==> flow/design.v <==
module fifo # (
	parameter DATA_WIDTH = 32,
	parameter DEPTH = 16,
	parameter LOG2DEPTH = 4
) (
	input clk,
	input reset_n,
	input i_flush,
	input [DATA_WIDTH-1:0] i_data,
	input i_write_enable,
	output o_full,
	output [DATA_WIDTH-1:0] o_data,
	input i_read_enable,
	output o_empty,
	output o_almost_empty
);
	reg [DATA_WIDTH-1:0] ram [0:DEPTH-1];
	reg [LOG2DEPTH-1:0] r_read_addr, r_write_addr;
	reg [LOG2DEPTH:0] r_count;
	wire w_enqueue, w_dequeue;
	assign w_dequeue = i_read_enable & !o_empty;
	assign w_enqueue = i_write_enable & (!o_full | i_read_enable);
	always @(posedge clk or negedge reset_n) begin
		if (!reset_n) begin
			r_write_addr <= 0;
		end else begin
			if (i_flush) begin
				r_write_addr <= 0;
			end else if (w_enqueue) begin
				if (r_write_addr == DEPTH-1) begin
					r_write_addr <= 0;
				end else begin
					r_write_addr <= r_write_addr + 1;
				end
			end
		end
	end
	integer  i;
	always @(posedge clk or negedge reset_n) begin
		if (!reset_n) begin
			for (i = 0; i < DEPTH; i = i + 1) begin
				ram[i] <= 0;
			end
		end else if (w_enqueue) begin
			ram[r_write_addr] <= i_data;
		end
	end
	always @(posedge clk or negedge reset_n) begin
		if (!reset_n) begin
			r_read_addr <= 0;
		end else begin
			if (i_flush) begin
				r_read_addr <= 0;
			end else if (w_dequeue) begin
				if (r_read_addr == DEPTH-1) begin
					r_read_addr <= 0;
				end else begin
					r_read_addr <= r_read_addr + 1;
				end
			end
		end
	end
	always @(posedge clk or negedge reset_n) begin
		if (!reset_n) begin
			r_count <= 0;
		end else begin
			if (i_flush) begin
				r_count <= 0;
			end else begin
				if (!o_full & i_write_enable & !w_dequeue) begin
					r_count <= r_count + 1;
				end else if (w_dequeue & !i_write_enable) begin
					r_count <= r_count - 1;
				end
			end
		end
	end
	assign o_full = (r_count == DEPTH);
	assign o_empty = (r_count == 0);
	assign o_almost_empty = (r_count <= 1);
	assign o_data = ~o_empty ? ram[r_read_addr] : 0;
endmodule
module command_control #(
	parameter RESET_CYCLES = 100
) (
	input wire clk,
	input wire reset_n,
	output wire [(32 - 1):0] o_addr,
	output wire [(32 - 1):0] o_write_data,
	output wire o_write_valid,
	input wire i_write_ready,
	input wire [(32 - 1):0] i_read_data,
	output wire o_read_req,
	input wire i_read_valid,
	input wire [((1 + 4 + 4 + 16) - 1):0] usb_flit_data,
	output wire [(8 - 1):0] o_response,
	input wire usb_rd_n,
	input wire usb_wr_n,
	input wire usb_ce_n,
	output wire usb_isout,
	output wire o_sw_reset_n
);
	wire w_parity;
	wire [4-1:0] w_flit_type;
	wire [4-1:0] w_flit_data_len;
	wire [16-1:0] w_flit_payload;
	assign {w_parity, w_flit_type, w_flit_data_len, w_flit_payload} = usb_flit_data;
	wire w_parity_error;
	assign w_parity_error = ^usb_flit_data != 0;
	reg [(32 - 1):0] r_addr;
	localparam STATE_W = 11;
	localparam STATE_WAIT_B = 0;
	localparam STATE_WAIT = 1 << STATE_WAIT_B;				 
	localparam STATE_READ_ADDR_B = 1;
	localparam STATE_READ_ADDR = 1 << STATE_READ_ADDR_B;	 
	localparam STATE_WAIT_READ_B = 2;
	localparam STATE_WAIT_READ = 1 << STATE_WAIT_READ_B;	 
	localparam STATE_SEND_READY_B = 3;
	localparam STATE_SEND_READY = 1 << STATE_SEND_READY_B;	 
	localparam STATE_SEND_DATA_B = 4;
	localparam STATE_SEND_DATA = 1 << STATE_SEND_DATA_B;	 
	localparam STATE_WRITE_ADDR_B = 5;
	localparam STATE_WRITE_ADDR = 1 << STATE_WRITE_ADDR_B;	 
	localparam STATE_WRITE_UPPER_B = 6;
	localparam STATE_WRITE_UPPER = 1 << STATE_WRITE_UPPER_B; 
	localparam STATE_WRITE_LOWER_B = 7;
	localparam STATE_WRITE_LOWER = 1 << STATE_WRITE_LOWER_B; 
	localparam STATE_SYNC_WRITE_B = 8;
	localparam STATE_SYNC_WRITE = 1 << STATE_SYNC_WRITE_B;	 
	localparam STATE_RESET_B = 9;
	localparam STATE_RESET = 1 << STATE_RESET_B;			 
	localparam STATE_RESPOND_B = 10;
	localparam STATE_RESPOND = 1 << STATE_RESPOND_B;		 
	reg [STATE_W-1:0] r_state;
	reg [(8 - 1):0] r_response;
	reg [16-1:0] r_recv_data_count;
	wire w_read_enable;
	wire w_write_enable;
	reg r_usb_ce_n;
	always @(posedge clk or negedge reset_n) begin
		if (!reset_n) begin
			r_usb_ce_n <= 1'b1;
		end else begin
			r_usb_ce_n <= usb_ce_n;
		end
	end
	assign w_read_enable = r_usb_ce_n == 1'b1 && usb_ce_n == 1'b0 && usb_rd_n == 1'b0;
	assign w_write_enable = r_usb_ce_n == 1'b1 && usb_ce_n == 1'b0 && usb_wr_n == 1'b0;
	reg [4-1:0] r_write_data_len;
	reg [(32 - 1):0] r_write_data;
	reg [16:0] r_write_data_count;
	wire w_write_buf_dequeue;
	reg r_write_buf_enqueue;
	wire w_write_buf_flush;
	wire w_write_buf_empty;
	wire [(32 - 1):0] w_write_buf_data;
	fifo write_buffer (
		.clk(clk),
		.reset_n(reset_n),
		.i_flush(w_write_buf_flush),
		.i_data(r_write_data),
		.i_write_enable(r_write_buf_enqueue),
		.o_full(),
		.o_data(w_write_buf_data),
		.i_read_enable(w_write_buf_dequeue),
		.o_empty(w_write_buf_empty),
		.o_almost_empty()
	);
	assign w_write_buf_dequeue = o_write_valid && i_write_ready;
	assign w_write_buf_flush = r_state[STATE_WAIT_B] && !w_write_buf_empty;
	reg [4-1:0] r_read_data_len;
	reg [16:0] r_read_data_count;
	reg r_read_buf_dequeue;
	wire w_read_buf_enqueue;
	wire w_read_buf_empty;
	wire [(32 - 1):0] w_read_buf_data;
	wire w_read_buf_flush;
	reg r_read_valid;  
	fifo read_buffer (
		.clk(clk),
		.reset_n(reset_n),
		.i_data(i_read_data),
		.i_write_enable(w_read_buf_enqueue),
		.i_flush(w_read_buf_flush),
		.o_full(),
		.o_data(w_read_buf_data),
		.i_read_enable(r_read_buf_dequeue),
		.o_empty(w_read_buf_empty),
		.o_almost_empty()
	);
	always @(posedge clk or negedge reset_n) begin
		if (!reset_n) begin
			r_read_valid <= 0;
		end else begin
			r_read_valid <= i_read_valid;
		end
	end
	assign w_read_buf_enqueue = r_state[STATE_WAIT_READ_B] && i_read_valid && r_read_data_count <= r_read_data_len;
	assign o_read_req = r_state[STATE_WAIT_READ_B] & !r_read_valid;
	assign w_read_buf_flush = r_state[STATE_WAIT_B] && !w_read_buf_empty;
	wire w_state_reset;
	assign w_state_reset = usb_flit_data[(1 + 4 + 4 + 16)-1:8] == 17'h0FF_FF && w_read_enable;
	localparam RESET_COUNT_W = $clog2(RESET_CYCLES);
	reg [RESET_COUNT_W-1:0] r_reset_count;
	always @(posedge clk or negedge reset_n) begin
		if (!reset_n) begin
			r_state <= STATE_WAIT;
			r_recv_data_count <= 0;
			r_write_data <= 0;
			r_read_data_len <= 0;
			r_write_data_len <= 0;
			r_addr <= 0;
			r_write_buf_enqueue <= 0;
			r_response <= 8'hff;
			r_reset_count <= 0;
		end else begin
			r_write_buf_enqueue <= 0;
			if (w_state_reset) begin
				r_state <= STATE_WAIT;
			end else begin
				case (r_state)
					STATE_WAIT: begin
						if (w_write_enable) begin
							if (w_parity_error) begin
								r_response <= 8'h01;
								r_state <= STATE_RESPOND;
							end else begin
								case (w_flit_type)
									4'h0: begin
										r_state <= STATE_READ_ADDR;
										r_read_data_len <= w_flit_data_len;
										r_addr <= {w_flit_payload, 16'h0000};
									end
									4'h2: begin
										r_state <= STATE_WRITE_ADDR;
										r_write_data_len <= w_flit_data_len;
										r_recv_data_count <= 0;
										r_addr <= {w_flit_payload, 16'h0000};
									end
									4'h6: begin
										r_state <= STATE_RESET;
										r_reset_count <= 0;
									end
									default: begin
										r_response <= 8'h02;
										r_state <= STATE_RESPOND;
									end
								endcase
							end
						end
					end
					STATE_READ_ADDR: begin
						if (w_write_enable) begin
							if (w_parity_error) begin
								r_response <= 8'h01;
								r_state <= STATE_RESPOND;
							end else if (w_flit_type == 4'h1) begin
								r_addr[(16 - 1):0] <= w_flit_payload;
								r_state <= STATE_WAIT_READ;
							end else begin
								r_response <= 8'h01;
								r_state <= STATE_RESPOND;
							end
						end
					end
					STATE_WRITE_ADDR: begin
						if (w_write_enable) begin
							if (w_parity_error) begin
								r_response <= 8'h01;
								r_state <= STATE_RESPOND;
							end else if (w_flit_type == 4'h3) begin
								r_addr[(16 - 1):0] <= w_flit_payload;
								r_state <= STATE_WRITE_UPPER;
							end else begin
								r_response <= 8'h02;
								r_state <= STATE_RESPOND;
							end
						end
					end
					STATE_WRITE_UPPER: begin
						if (w_write_enable) begin
							if (w_parity_error) begin
								r_response <= 8'h01;
								r_state <= STATE_RESPOND;
							end else if (w_flit_type == 4'h4) begin
								r_state <= STATE_WRITE_LOWER;
								r_write_data <= {w_flit_payload, 16'h0000};
							end else begin
								r_response <= 8'h02;
								r_state <= STATE_RESPOND;
							end
						end
					end
					STATE_WRITE_LOWER: begin
						if (w_write_enable) begin
							if (w_parity_error) begin
								r_response <= 8'h01;
								r_state <= STATE_RESPOND;
							end else if (w_flit_type == 4'h5) begin
								r_write_data[(16 - 1):0] <= w_flit_payload;
								r_write_buf_enqueue <= 1;
								if (r_recv_data_count == r_write_data_len) begin
									r_state <= STATE_SYNC_WRITE;
								end else begin
									r_recv_data_count <= r_recv_data_count + 1;
									r_state <= STATE_WRITE_UPPER;
								end
							end else begin
								r_response <= 8'h02;
								r_state <= STATE_RESPOND;
							end
						end
					end
					STATE_SYNC_WRITE: begin
						if (w_write_buf_empty && !r_write_buf_enqueue) begin
							r_response <= 8'h00;
							r_state <= STATE_RESPOND;
						end
					end
					STATE_WAIT_READ: begin
						if (r_read_data_count == r_read_data_len + 1) begin
							r_state <= STATE_SEND_READY;
						end
					end
					STATE_SEND_READY: begin
						if (w_read_enable) begin
							r_state <= STATE_SEND_DATA;
						end
					end
					STATE_SEND_DATA: begin
						if (w_read_buf_empty) begin
							r_response <= 8'h00;
							r_state <= STATE_RESPOND;
						end
					end
					STATE_RESET: begin
						if (r_reset_count == RESET_CYCLES) begin
							r_state <= STATE_RESPOND;
							r_response <= 8'h00;
						end else begin
							r_reset_count <= r_reset_count + 1;
						end
					end
					STATE_RESPOND: begin
						if (w_read_enable) begin
							r_state <= STATE_WAIT;
						end
					end
				endcase
			end
		end
	end
	always @(posedge clk or negedge reset_n) begin
		if (!reset_n) begin
			r_read_data_count <= 0;
		end else begin
			if (r_state[STATE_READ_ADDR_B]) begin
				r_read_data_count <= 0;
			end else if (r_state[STATE_WAIT_READ_B] && r_read_data_count <= r_read_data_len) begin
				if (i_read_valid) begin
					r_read_data_count <= r_read_data_count + 1;
				end
			end
		end
	end
	always @(posedge clk or negedge reset_n) begin
		if (!reset_n) begin
			r_write_data_count <= 0;
		end else begin
			if (r_state[STATE_WRITE_ADDR_B]) begin
				r_write_data_count <= 0;
			end else if (w_write_buf_dequeue) begin
				r_write_data_count <= r_write_data_count + 1;
			end
		end
	end
	reg [1:0] r_byte_count;
	always @(posedge clk or negedge reset_n) begin
		if (!reset_n) begin
			r_byte_count <= 0;
			r_read_buf_dequeue <= 0;
		end else begin
			r_read_buf_dequeue <= 0;
			if (r_state[STATE_SEND_DATA_B]) begin
				if (w_read_enable) begin
					if (r_byte_count == 3) begin
						r_byte_count <= 0;
						r_read_buf_dequeue <= 1;
					end else begin
						r_byte_count <= r_byte_count + 1;
					end
				end
			end
		end
	end
	reg [(8 - 1):0] r_response_out;
	reg [1:0] r_isout_pipe;
	always @(posedge clk or negedge reset_n) begin
		if (!reset_n) begin
			r_response_out <= 8'hff;
			r_isout_pipe <= 0;
		end else begin
			r_isout_pipe <= {r_isout_pipe[0], (usb_ce_n == 1'b0 && usb_rd_n == 1'b0)};
			if (w_read_enable) begin
				case (r_state)
					STATE_SEND_READY: begin
						r_response_out <= 8'h03;
					end
					STATE_SEND_DATA: begin
						r_response_out <= w_read_buf_data[r_byte_count * 8 +: 8];
					end
					STATE_RESPOND: begin
						r_response_out <= r_response;
					end
					default: begin
						r_response_out <= 8'hff;
					end
				endcase
			end
		end
	end
	assign o_response = r_response_out;
	assign usb_isout = r_isout_pipe[1];
	assign o_addr = (r_state[STATE_WAIT_READ_B]) ? r_addr + (r_read_data_count * 4) :
					(o_write_valid) ? r_addr + (r_write_data_count * 4) : 0;
	assign o_write_data = w_write_buf_data;
	assign o_write_valid = (r_state[STATE_WRITE_UPPER_B] || r_state[STATE_WRITE_LOWER_B] ||
							r_state[STATE_SYNC_WRITE_B]) && !w_write_buf_empty;
	assign o_sw_reset_n = r_state[STATE_RESET_B] ? 1'b0 : 1'b1;
endmodule
`timescale 1 ns / 1 ps
	module usb_interface_v1_0_M00_AXI #
	(
		parameter  C_M_START_DATA_VALUE	= 32'h00000000,
		parameter  C_M_TARGET_SLAVE_BASE_ADDR	= 32'h00000000,
		parameter integer C_M_AXI_ADDR_WIDTH	= 32,
		parameter integer C_M_AXI_DATA_WIDTH	= 32,
		parameter integer C_M_TRANSACTIONS_NUM	= 4
	)
	(
		input wire [(32 - 1):0] i_addr,
		input wire [(32 - 1):0] i_write_data,
		input wire i_write_valid,
		output wire o_write_ready,
		output wire [(32 - 1):0] o_read_data,
		input wire i_read_req,
		output wire o_read_data_valid,
		input wire  M_AXI_ACLK,
		input wire  M_AXI_ARESETN,
		output wire [C_M_AXI_ADDR_WIDTH-1 : 0] M_AXI_AWADDR,
		output wire [2 : 0] M_AXI_AWPROT,
		output wire  M_AXI_AWVALID,
		input wire  M_AXI_AWREADY,
		output wire [C_M_AXI_DATA_WIDTH-1 : 0] M_AXI_WDATA,
		output wire [C_M_AXI_DATA_WIDTH/8-1 : 0] M_AXI_WSTRB,
		output wire  M_AXI_WVALID,
		input wire  M_AXI_WREADY,
		input wire [1 : 0] M_AXI_BRESP,
		input wire  M_AXI_BVALID,
		output wire  M_AXI_BREADY,
		output wire [C_M_AXI_ADDR_WIDTH-1 : 0] M_AXI_ARADDR,
		output wire [2 : 0] M_AXI_ARPROT,
		output wire  M_AXI_ARVALID,
		input wire  M_AXI_ARREADY,
		input wire [C_M_AXI_DATA_WIDTH-1 : 0] M_AXI_RDATA,
		input wire [1 : 0] M_AXI_RRESP,
		input wire  M_AXI_RVALID,
		output wire  M_AXI_RREADY
	);
	reg r_axi_awvalid, r_axi_wvalid, r_axi_bready;
	reg r_axi_arvalid, r_axi_rready;
	reg [C_M_AXI_ADDR_WIDTH-1 : 0] 	r_axi_awaddr;
	reg [C_M_AXI_DATA_WIDTH-1 : 0] 	r_axi_wdata;
	reg [C_M_AXI_ADDR_WIDTH-1 : 0] 	r_axi_araddr;
	reg [C_M_AXI_DATA_WIDTH-1 : 0] r_read_data;
	reg r_rvalid;
	reg r_read_req, r_read_req_delayed;
	reg r_write_valid, r_write_valid_delayed;
	reg r_axi_awready, r_axi_wready;
	wire w_raise_read_req;
	wire w_raise_write_valid;
	assign w_raise_read_req = r_read_req && ~r_read_req_delayed;
	assign w_raise_write_valid = r_write_valid && ~r_write_valid_delayed;
	assign M_AXI_AWADDR	= C_M_TARGET_SLAVE_BASE_ADDR + r_axi_awaddr;
	assign M_AXI_WDATA	= r_axi_wdata;
	assign M_AXI_AWPROT	= 3'b000;
	assign M_AXI_AWVALID	= r_axi_awvalid;
	assign M_AXI_WVALID	= r_axi_wvalid;
	assign M_AXI_WSTRB	= 4'b1111;
	assign M_AXI_BREADY	= r_axi_bready;
	assign M_AXI_ARADDR	= C_M_TARGET_SLAVE_BASE_ADDR + r_axi_araddr;
	assign M_AXI_ARVALID	= r_axi_arvalid;
	assign M_AXI_ARPROT	= 3'b001;
	assign M_AXI_RREADY = i_read_req;
	assign o_write_ready = r_axi_awready && r_axi_wready;
	assign o_read_data_valid = r_rvalid;
	assign o_read_data = r_read_data;
	always @(posedge M_AXI_ACLK) begin
		if (M_AXI_ARESETN == 0) begin
			r_read_req <= 0;
			r_read_req_delayed <= 0;
			r_write_valid <= 0;
			r_write_valid_delayed <= 0;
		end else begin
			r_read_req <= i_read_req;
			r_read_req_delayed <= r_read_req;
			r_write_valid <= i_write_valid;
			r_write_valid_delayed <= r_write_valid;
		end
	end
	always @(posedge M_AXI_ACLK) begin
		if (M_AXI_ARESETN == 0) begin
			r_axi_awvalid <= 1'b0;
		end else begin
			if (w_raise_write_valid) begin
				r_axi_awvalid <= 1'b1;
			end else if (M_AXI_AWREADY && r_axi_awvalid) begin
				r_axi_awvalid <= 1'b0;
			end
		end
	end
	always @(posedge M_AXI_ACLK) begin
		if (M_AXI_ARESETN == 0) begin
			r_axi_wvalid <= 1'b0;
		end else if (w_raise_write_valid) begin
			r_axi_wvalid <= 1'b1;
 		end else if (M_AXI_WREADY && r_axi_wvalid) begin
			r_axi_wvalid <= 1'b0;
		end
	end
	always @(posedge M_AXI_ACLK) begin
		if (M_AXI_ARESETN == 0) begin
			r_axi_awready <= 1'b0;
			r_axi_wready <= 1'b0;
		end else begin
			if (r_axi_awready && r_axi_wready) begin
				r_axi_awready <= 1'b0;
				r_axi_wready <= 1'b0;
			end else begin
				if (M_AXI_AWREADY) begin
					r_axi_awready <= 1'b1;
				end
				if (M_AXI_WREADY) begin
					r_axi_wready <= 1'b1;
				end
			end
		end
	end
	always @(posedge M_AXI_ACLK) begin
		if (M_AXI_ARESETN == 0) begin
			r_axi_bready <= 1'b0;
		end else if (M_AXI_BVALID && ~r_axi_bready) begin
			r_axi_bready <= 1'b1;
		end else if (r_axi_bready) begin
			r_axi_bready <= 1'b0;
		end
	end
	always @(posedge M_AXI_ACLK) begin
		if (M_AXI_ARESETN == 0) begin
			r_axi_arvalid <= 1'b0;
		end else if (w_raise_read_req) begin
			r_axi_arvalid <= 1'b1;
		end	else if (M_AXI_ARREADY && r_axi_arvalid) begin
				r_axi_arvalid <= 1'b0;
		end
	end
	always @(posedge M_AXI_ACLK) begin
		if (M_AXI_ARESETN == 0) begin
			r_read_data <= 0;
			r_rvalid <= 0;
		end else begin
			r_rvalid <= M_AXI_RVALID;
			if (M_AXI_RVALID) begin
				r_read_data <= M_AXI_RDATA;
			end
		end
	end
	always @(posedge M_AXI_ACLK) begin
		if (M_AXI_ARESETN == 0) begin
			r_axi_awaddr <= 0;
		end else if (w_raise_write_valid) begin
			r_axi_awaddr <= i_addr;
		end
	end
	always @(posedge M_AXI_ACLK) begin
		if (M_AXI_ARESETN == 0) begin
			r_axi_wdata <= C_M_START_DATA_VALUE;
		end else if (w_raise_write_valid) begin
			r_axi_wdata <= i_write_data;
		end
	end
	always @(posedge M_AXI_ACLK) begin
		if (M_AXI_ARESETN == 0) begin
			r_axi_araddr <= 0;
		end else if (w_raise_read_req) begin
			r_axi_araddr <= i_addr;
		end
	end
endmodule
`timescale 1 ns / 1 ps
module usb_interface_v1_0 #
(
	parameter RESET_CYCLES = 100,
	parameter  C_M00_AXI_START_DATA_VALUE	= 32'h00000000,
	parameter  C_M00_AXI_TARGET_SLAVE_BASE_ADDR	= 32'h00000000,
	parameter integer C_M00_AXI_ADDR_WIDTH	= 32,
	parameter integer C_M00_AXI_DATA_WIDTH	= 32,
	parameter integer C_M00_AXI_TRANSACTIONS_NUM	= 4
) (
	input wire [(8 - 1):0] usb_data_in,
	output wire [(8 - 1):0] usb_data_out,
	output wire usb_data_oe,
	input wire [(1 + 4 + 4 + 16)-8-1:0] usb_addr,
	input wire usb_rd_n,
	input wire usb_wr_n,
	input wire usb_ce_n,
	output wire sw_reset_n,
	input wire  m00_axi_aclk,
	input wire  m00_axi_aresetn,
	output wire [C_M00_AXI_ADDR_WIDTH-1 : 0] m00_axi_awaddr,
	output wire [2 : 0] m00_axi_awprot,
	output wire  m00_axi_awvalid,
	input wire  m00_axi_awready,
	output wire [C_M00_AXI_DATA_WIDTH-1 : 0] m00_axi_wdata,
	output wire [C_M00_AXI_DATA_WIDTH/8-1 : 0] m00_axi_wstrb,
	output wire  m00_axi_wvalid,
	input wire  m00_axi_wready,
	input wire [1 : 0] m00_axi_bresp,
	input wire  m00_axi_bvalid,
	output wire  m00_axi_bready,
	output wire [C_M00_AXI_ADDR_WIDTH-1 : 0] m00_axi_araddr,
	output wire [2 : 0] m00_axi_arprot,
	output wire  m00_axi_arvalid,
	input wire  m00_axi_arready,
	input wire [C_M00_AXI_DATA_WIDTH-1 : 0] m00_axi_rdata,
	input wire [1 : 0] m00_axi_rresp,
	input wire  m00_axi_rvalid,
	output wire  m00_axi_rready
);
	wire [(32 - 1):0] w_addr_from_usb;
	wire [(32 - 1):0] w_usb_write_data;
	wire w_usb_write_valid;
	wire w_usb_write_ready;
	wire [(32 - 1):0] w_usb_read_data;
	wire w_usb_read_req;
	wire w_usb_read_valid;
	wire w_is_output;
	wire [(8 - 1):0] w_usb_in_data;
	wire [(8 - 1):0] w_usb_out_data;
	usb_interface_v1_0_M00_AXI # (
		.C_M_START_DATA_VALUE(C_M00_AXI_START_DATA_VALUE),
		.C_M_TARGET_SLAVE_BASE_ADDR(C_M00_AXI_TARGET_SLAVE_BASE_ADDR),
		.C_M_AXI_ADDR_WIDTH(C_M00_AXI_ADDR_WIDTH),
		.C_M_AXI_DATA_WIDTH(C_M00_AXI_DATA_WIDTH),
		.C_M_TRANSACTIONS_NUM(C_M00_AXI_TRANSACTIONS_NUM)
	) usb_interface_v1_0_M00_AXI_inst (
		.i_addr(w_addr_from_usb),
		.i_write_data(w_usb_write_data),
		.i_write_valid(w_usb_write_valid),
		.o_write_ready(w_usb_write_ready),
		.o_read_data(w_usb_read_data),
		.i_read_req(w_usb_read_req),
		.o_read_data_valid(w_usb_read_valid),
		.M_AXI_ACLK(m00_axi_aclk),
		.M_AXI_ARESETN(m00_axi_aresetn),
		.M_AXI_AWADDR(m00_axi_awaddr),
		.M_AXI_AWPROT(m00_axi_awprot),
		.M_AXI_AWVALID(m00_axi_awvalid),
		.M_AXI_AWREADY(m00_axi_awready),
		.M_AXI_WDATA(m00_axi_wdata),
		.M_AXI_WSTRB(m00_axi_wstrb),
		.M_AXI_WVALID(m00_axi_wvalid),
		.M_AXI_WREADY(m00_axi_wready),
		.M_AXI_BRESP(m00_axi_bresp),
		.M_AXI_BVALID(m00_axi_bvalid),
		.M_AXI_BREADY(m00_axi_bready),
		.M_AXI_ARADDR(m00_axi_araddr),
		.M_AXI_ARPROT(m00_axi_arprot),
		.M_AXI_ARVALID(m00_axi_arvalid),
		.M_AXI_ARREADY(m00_axi_arready),
		.M_AXI_RDATA(m00_axi_rdata),
		.M_AXI_RRESP(m00_axi_rresp),
		.M_AXI_RVALID(m00_axi_rvalid),
		.M_AXI_RREADY(m00_axi_rready)
	);
	assign w_usb_in_data = usb_data_in;
	assign usb_data_out = w_usb_out_data;
	assign usb_data_oe = w_is_output;
	command_control #(
		.RESET_CYCLES(RESET_CYCLES)
	) command_control_inst (
		.clk(m00_axi_aclk),
		.reset_n(m00_axi_aresetn),
		.o_addr(w_addr_from_usb),
		.o_write_data(w_usb_write_data),
		.o_write_valid(w_usb_write_valid),
		.i_write_ready(w_usb_write_ready),
		.i_read_data(w_usb_read_data),
		.o_read_req(w_usb_read_req),
		.i_read_valid(w_usb_read_valid),
		.o_sw_reset_n(sw_reset_n),
		.o_response(w_usb_out_data),
		.usb_rd_n(usb_rd_n),
		.usb_wr_n(usb_wr_n),
		.usb_ce_n(usb_ce_n),
		.usb_flit_data({usb_addr, w_usb_in_data}),
		.usb_isout(w_is_output)
	);
endmodule
# Tool chain data of usb_interface_v1_0
# What the tools print for usb_interface_v1_0, step after step.
# Line numbers count from 1 in the design file above.
# Library cell names are shortened.
design:
  top: "usb_interface_v1_0"
  clock: "m00_axi_aclk"
  lib: "sky130hd"
  corner: "tt_025C_1v80"

# Word level
# Source: Yosys, flattened and elaborated. Widths are those after wreduce. Registers that Yosys merges into a memory's read port (data or address) are not register bits. Print and check cells do not count. Equal cells are merged and count once.
bits:
  regBits: 1353
  output_inout_bits: 121
  word_cells: 459
classes:
  add_sub_neg: 16
  cmp: 1
  equal: 122
  n_shift: 1
  n_mux: 120
  bitwise: 22
  reduce_logical: 105
op_table:
  columns: ["cell", "count"]
  rows:
  - ["case mux 32 bit (select 16 bit)", 2]
  - ["two-way mux 16 bit", 22]
  - ["two-way mux 11 bit", 21]
  - ["two-way mux 8 bit", 18]
  - ["equality test 4 bit (second input constant)", 32]
  - ["two-way mux 32 bit", 4]
  - ["case mux 11 bit (select 11 bit)", 1]
  - ["two-way mux 17 bit", 5]
  - ["equality test 4 x 3 -> 1 bit (second input constant)", 19]
  - ["AND reduction 2 bit", 34]
  - ["adder 32 x 19 -> 32 bit", 2]
  - ["case mux 8 bit (select 8 bit)", 1]
  - ["case mux 16 bit (select 2 bit)", 2]
  - ["case mux 16 bit (select 3 bit)", 1]
  - ["two-way mux 4 bit", 12]
  - ["equality test 4 x 2 -> 1 bit (second input constant)", 10]
  - ["adder 17 x 1 -> 17 bit (second input constant)", 2]
  - ["case mux 11 bit (select 3 bit)", 1]
  - ["equality test 17 x 32 -> 1 bit", 1]
  - ["indexed select 32 x 6 -> 8 bit", 1]
  - ["nonzero test 32 bit", 1]
  - ["inequality test 3 x 1 -> 1 bit (second input constant)", 10]
  - ["two-way mux 5 bit", 6]
  - ["two-way mux 7 bit", 4]
  - ["nonzero test 2 bit", 13]
  - ["parity 25 bit", 1]
  - ["inequality test 2 x 1 -> 1 bit (second input constant)", 12]
  - ["case mux 8 bit (select 3 bit)", 1]
# Not listed: further kinds 51, cells in them 148.

# Logic depth
# Depth = most cells in a row (Yosys ltp): at word level without a register or memory, in the mapped netlist without a sequential cell, where the memories' decode and read muxes count.
depth:
  ltp_word: 9
  ABC_AREA: 0
  ltp_mapped: 15
  mapped_depth_nobuf: 14

# Synthesis result
# The flow's flattened synthesis, as Yosys stat reports it; memories are mapped. The netlist is that of the ABC_AREA named above (0 if unset); the other value can give another one.
# Totals and module areas in this step are rounded.
by_type:
  columns: ["cell_type", "count"]
  rows:
  - ["dfrtp_1", 1196]
  - ["mux2_2", 1073]
  - ["dfxtp_1", 139]
  - ["a22oi_1", 254]
  - ["clkbuf_1", 301]
  - ["ha_1", 81]
  - ["a21oi_1", 177]
  - ["nand2_1", 231]
  - ["a22o_1", 90]
  - ["nor2_1", 204]
  - ["nand3_1", 135]
  - ["mux2i_1", 63]
  - ["o21ai_0", 123]
  - ["a221oi_1", 67]
  - ["nand4_1", 93]
  - ["xnor2_1", 55]
  - ["and3_1", 61]
  - ["o221ai_1", 40]
# Other cell types: 74; their cells: 742.
mapped:
  mapped_cells: 5125
  mapped_area_um2: 62000
  sequential_area_um2: 33000
  flip_flops: 1348
# The figures by module come from a second, unflattened synthesis with its own total; it is not the netlist above.
hier_totals:
  cells_unflattened: 5322
  hier_area_um2: 64000
# Each row is one instance without its submodules.
by_module:
  columns: ["module", "instances", "cells", "mod_area_um2", "seq_area_um2"]
  rows:
  - ["fifo", 2, 1843, 24000, 13000]
  - ["command_control #(RESET_CYCLES=100)", 1, 1105, 10000, 4000]
  - ["usb_interface_v1_0_M00_AXI", 1, 531, 5300, 2800]
  - ["usb_interface_v1_0", 1, 0, 0.0, 0.0]

# Path before layout
# OpenSTA on the mapped netlist: ideal clock, no wires. The path of least setup slack (recovery checks aside). Input and output delay are each 20% of the period. Register names are those of the netlist, which keeps one name where synthesis merged equal registers.
synth_timing:
  path_type: "in2reg"
  startpoint: "input usb_addr[12]"
  endpoint: "register command_control_inst.r_recv_data_count[13]"
  clock_period_ns: 10.0
  in_delay_ns: 2.000
  setup_time_ns: 0.065
  launch_ns: 2.000
  arrival_ns: 4.573
  t_required_ns: 9.935
  slack_ns: 5.362
  path_delay_ns: 2.638
  driving_pins: 10
  period_less_setup_slack_ns: 4.638
# "path_delay_ns" is the arrival time less input delay plus setup time.
# "driving_pins" counts driving pins, that of a launching flip-flop among them; a cell with two outputs on the path counts twice.
# "period_less_setup_slack_ns" = period - worst setup slack (recovery checks aside). The figure is calculated, with input and output delays left at 20% of the set period.
# Between the ends stands the longest chain of elaborated cells between them, by number of cells; it is not shown to be the way that was timed. Of several equally long chains one is given.
# Each line given opens the expression or statement behind the cell; cells for indexed reads and writes are added by Yosys, which also makes memories of some case tables.
# At most two assigning lines are given for a register; there are more.
synth_via:
  cell_sequence: "inv_1 -> ha_1 -> xnor2_1 -> xnor2_1 -> xnor3_1 -> xnor2_1 -> a41oi_1 -> or4_1 -> or3_1 -> nand2_1"
  elab_chain_len: 5
  cells_between: 19
  cone_lines: 9
  classes_between: "eq/ne: 7; mux: 7; logic: 1; reduce/logical: 4"
synth_rtl:
  columns: ["item", "line_no", "rtl"]
  rows:
  - ["start, declared", 613, "input wire [(1 + 4 + 4 + 16)-8-1:0] usb_addr,"]
  - ["equality test 4 x 3 -> 1 bit", 299, "end else if (w_flit_type == 4'h5) begin"]
  - ["two-way mux 16 bit", 299, null]
  - ["two-way mux 16 bit", 296, "if (w_parity_error) begin"]
  - ["two-way mux 16 bit", 295, "if (w_write_enable) begin"]
  - ["case mux 16 bit (select 2 bit)", 221, "case (r_state)"]
  - ["end, assigned", 208, "r_recv_data_count <= 0;"]
  - ["end, assigned", 305, "r_recv_data_count <= r_recv_data_count + 1;"]
  - ["end, declared", 136, "reg [16-1:0] r_recv_data_count;"]

# Timing after layout
# From the final timing report of stored run 2: the path of least setup slack in the routed layout; clock arrival at registers is part of the times.
layout_timing:
  path_type: "reg2out"
  startpoint: "register command_control_inst.r_state[2]"
  endpoint: "output m00_axi_rready"
  clock_period_ns: 7.23
  launch_ns: 0.79
  arrival_ns: 3.09
  t_required_ns: 5.78
  slack_ns: 2.69
  driving_pins: 6
# Between the ends stands the longest chain of elaborated cells between them, by number of cells; it is not shown to be the way that was timed. Of several equally long chains one is given.
# At most two assigning lines are given for a register; there are more.
layout_via:
  cell_sequence: "dfrtp_2 -> buf_4 -> inv_1 -> buf_4 -> nor2_1 -> clkdlybuf4s50_1"
  elab_chain_len: 1
  cells_between: 1
  cone_lines: 1
  classes_between: "logic: 1"
layout_rtl:
  columns: ["item", "line_no", "rtl"]
  rows:
  - ["start, declared", 134, "reg [STATE_W-1:0] r_state;"]
  - ["start, assigned", 207, "r_state <= STATE_WAIT;"]
  - ["start, assigned", 219, "r_state <= STATE_WAIT;"]
  - ["bitwise AND 1 bit", 199, "assign o_read_req = r_state[STATE_WAIT_READ_B] & !r_read_valid;"]
  - ["end, declared", 638, "output wire m00_axi_rready"]

# Record of 3 stored runs of the RTL-to-layout flow on usb_interface_v1_0, platform sky130hd. The runs are unordered. Constraints: input delay and output delay 20% of the set period each, output load 0.01 pF.
# "achievedPeriod_ns" is the run's clock period less its worst setup slack. It is reckoned from that one timing run; input and output delays stay at 20% of the period that was set.
# "worst_path_ns" = time allowed to the worst setup path (clock period - input delay - output delay, where it has them) - its slack; a late launch clock adds to it, a late capture clock takes from it.
# "power_uw" is the tool's figure for a default switching activity; nothing was simulated.
# Values from the reports are rounded here.
runs:
  - name: "stored run 1"
    settings:
      ABC_AREA: 1
      CAP_MARGIN: 35
      CELL_PAD_IN_SITES_GLOBAL_PLACEMENT: 1
      CORE_ASPECT_RATIO: 0.9
      CORE_UTILIZATION: 72
      GPL_ROUTABILITY_DRIVEN: 0
      MAX_ROUTING_LAYER: "met4"
      SETUP_SLACK_MARGIN: 0.01
      TNS_END_PERCENT: 80
      period_ns: 10.0
      CORE_MARGIN: 2
      SLEW_MARGIN: 20
    outcome: "no results, placement failed with GPL-0301"
  - name: "stored run 2"
    settings:
      CAP_MARGIN: 40
      CORE_ASPECT_RATIO: 0.76
      CORE_UTILIZATION: 32
      MIN_ROUTING_LAYER: "met2"
      PLACE_DENSITY: 0.41
      SETUP_SLACK_MARGIN: 1.29
      SLEW_MARGIN: 15
      TNS_END_PERCENT: 15
      period_ns: 7.23
      CORE_MARGIN: 2
    results:
      ws_setup_ns: 2.7
      achievedPeriod_ns: 4.537
      tns_setup_ns: 0.000
      design_die_area_um2: 200000
      layout_stdcell_area_um2: 73000
      worst_hold_slack_ns: 0.36
      yosys_chip_area_um2: 62000
      finish.utilization_frac: 0.38
      power_uw: 19000
      worst_path_ns: 3.09
      worst_path_kind: "reg2out"
  - name: "stored run 3"
    settings:
      CORE_UTILIZATION: 40
      PLACE_DENSITY: 0.6
      period_ns: 3.27
      CAP_MARGIN: 20
      CORE_MARGIN: 2
      SLEW_MARGIN: 20
    results:
      tns_setup_ns: -0.009
      worst_hold_slack_ns: 0.32
      worst_path_ns: 3.28
      worst_path_kind: "reg2reg"
      design_die_area_um2: 160000
      layout_stdcell_area_um2: 73000
      ws_setup_ns: -0.009
      achievedPeriod_ns: 3.279
      finish.utilization_frac: 0.48
      yosys_chip_area_um2: 62000
      power_uw: 41000
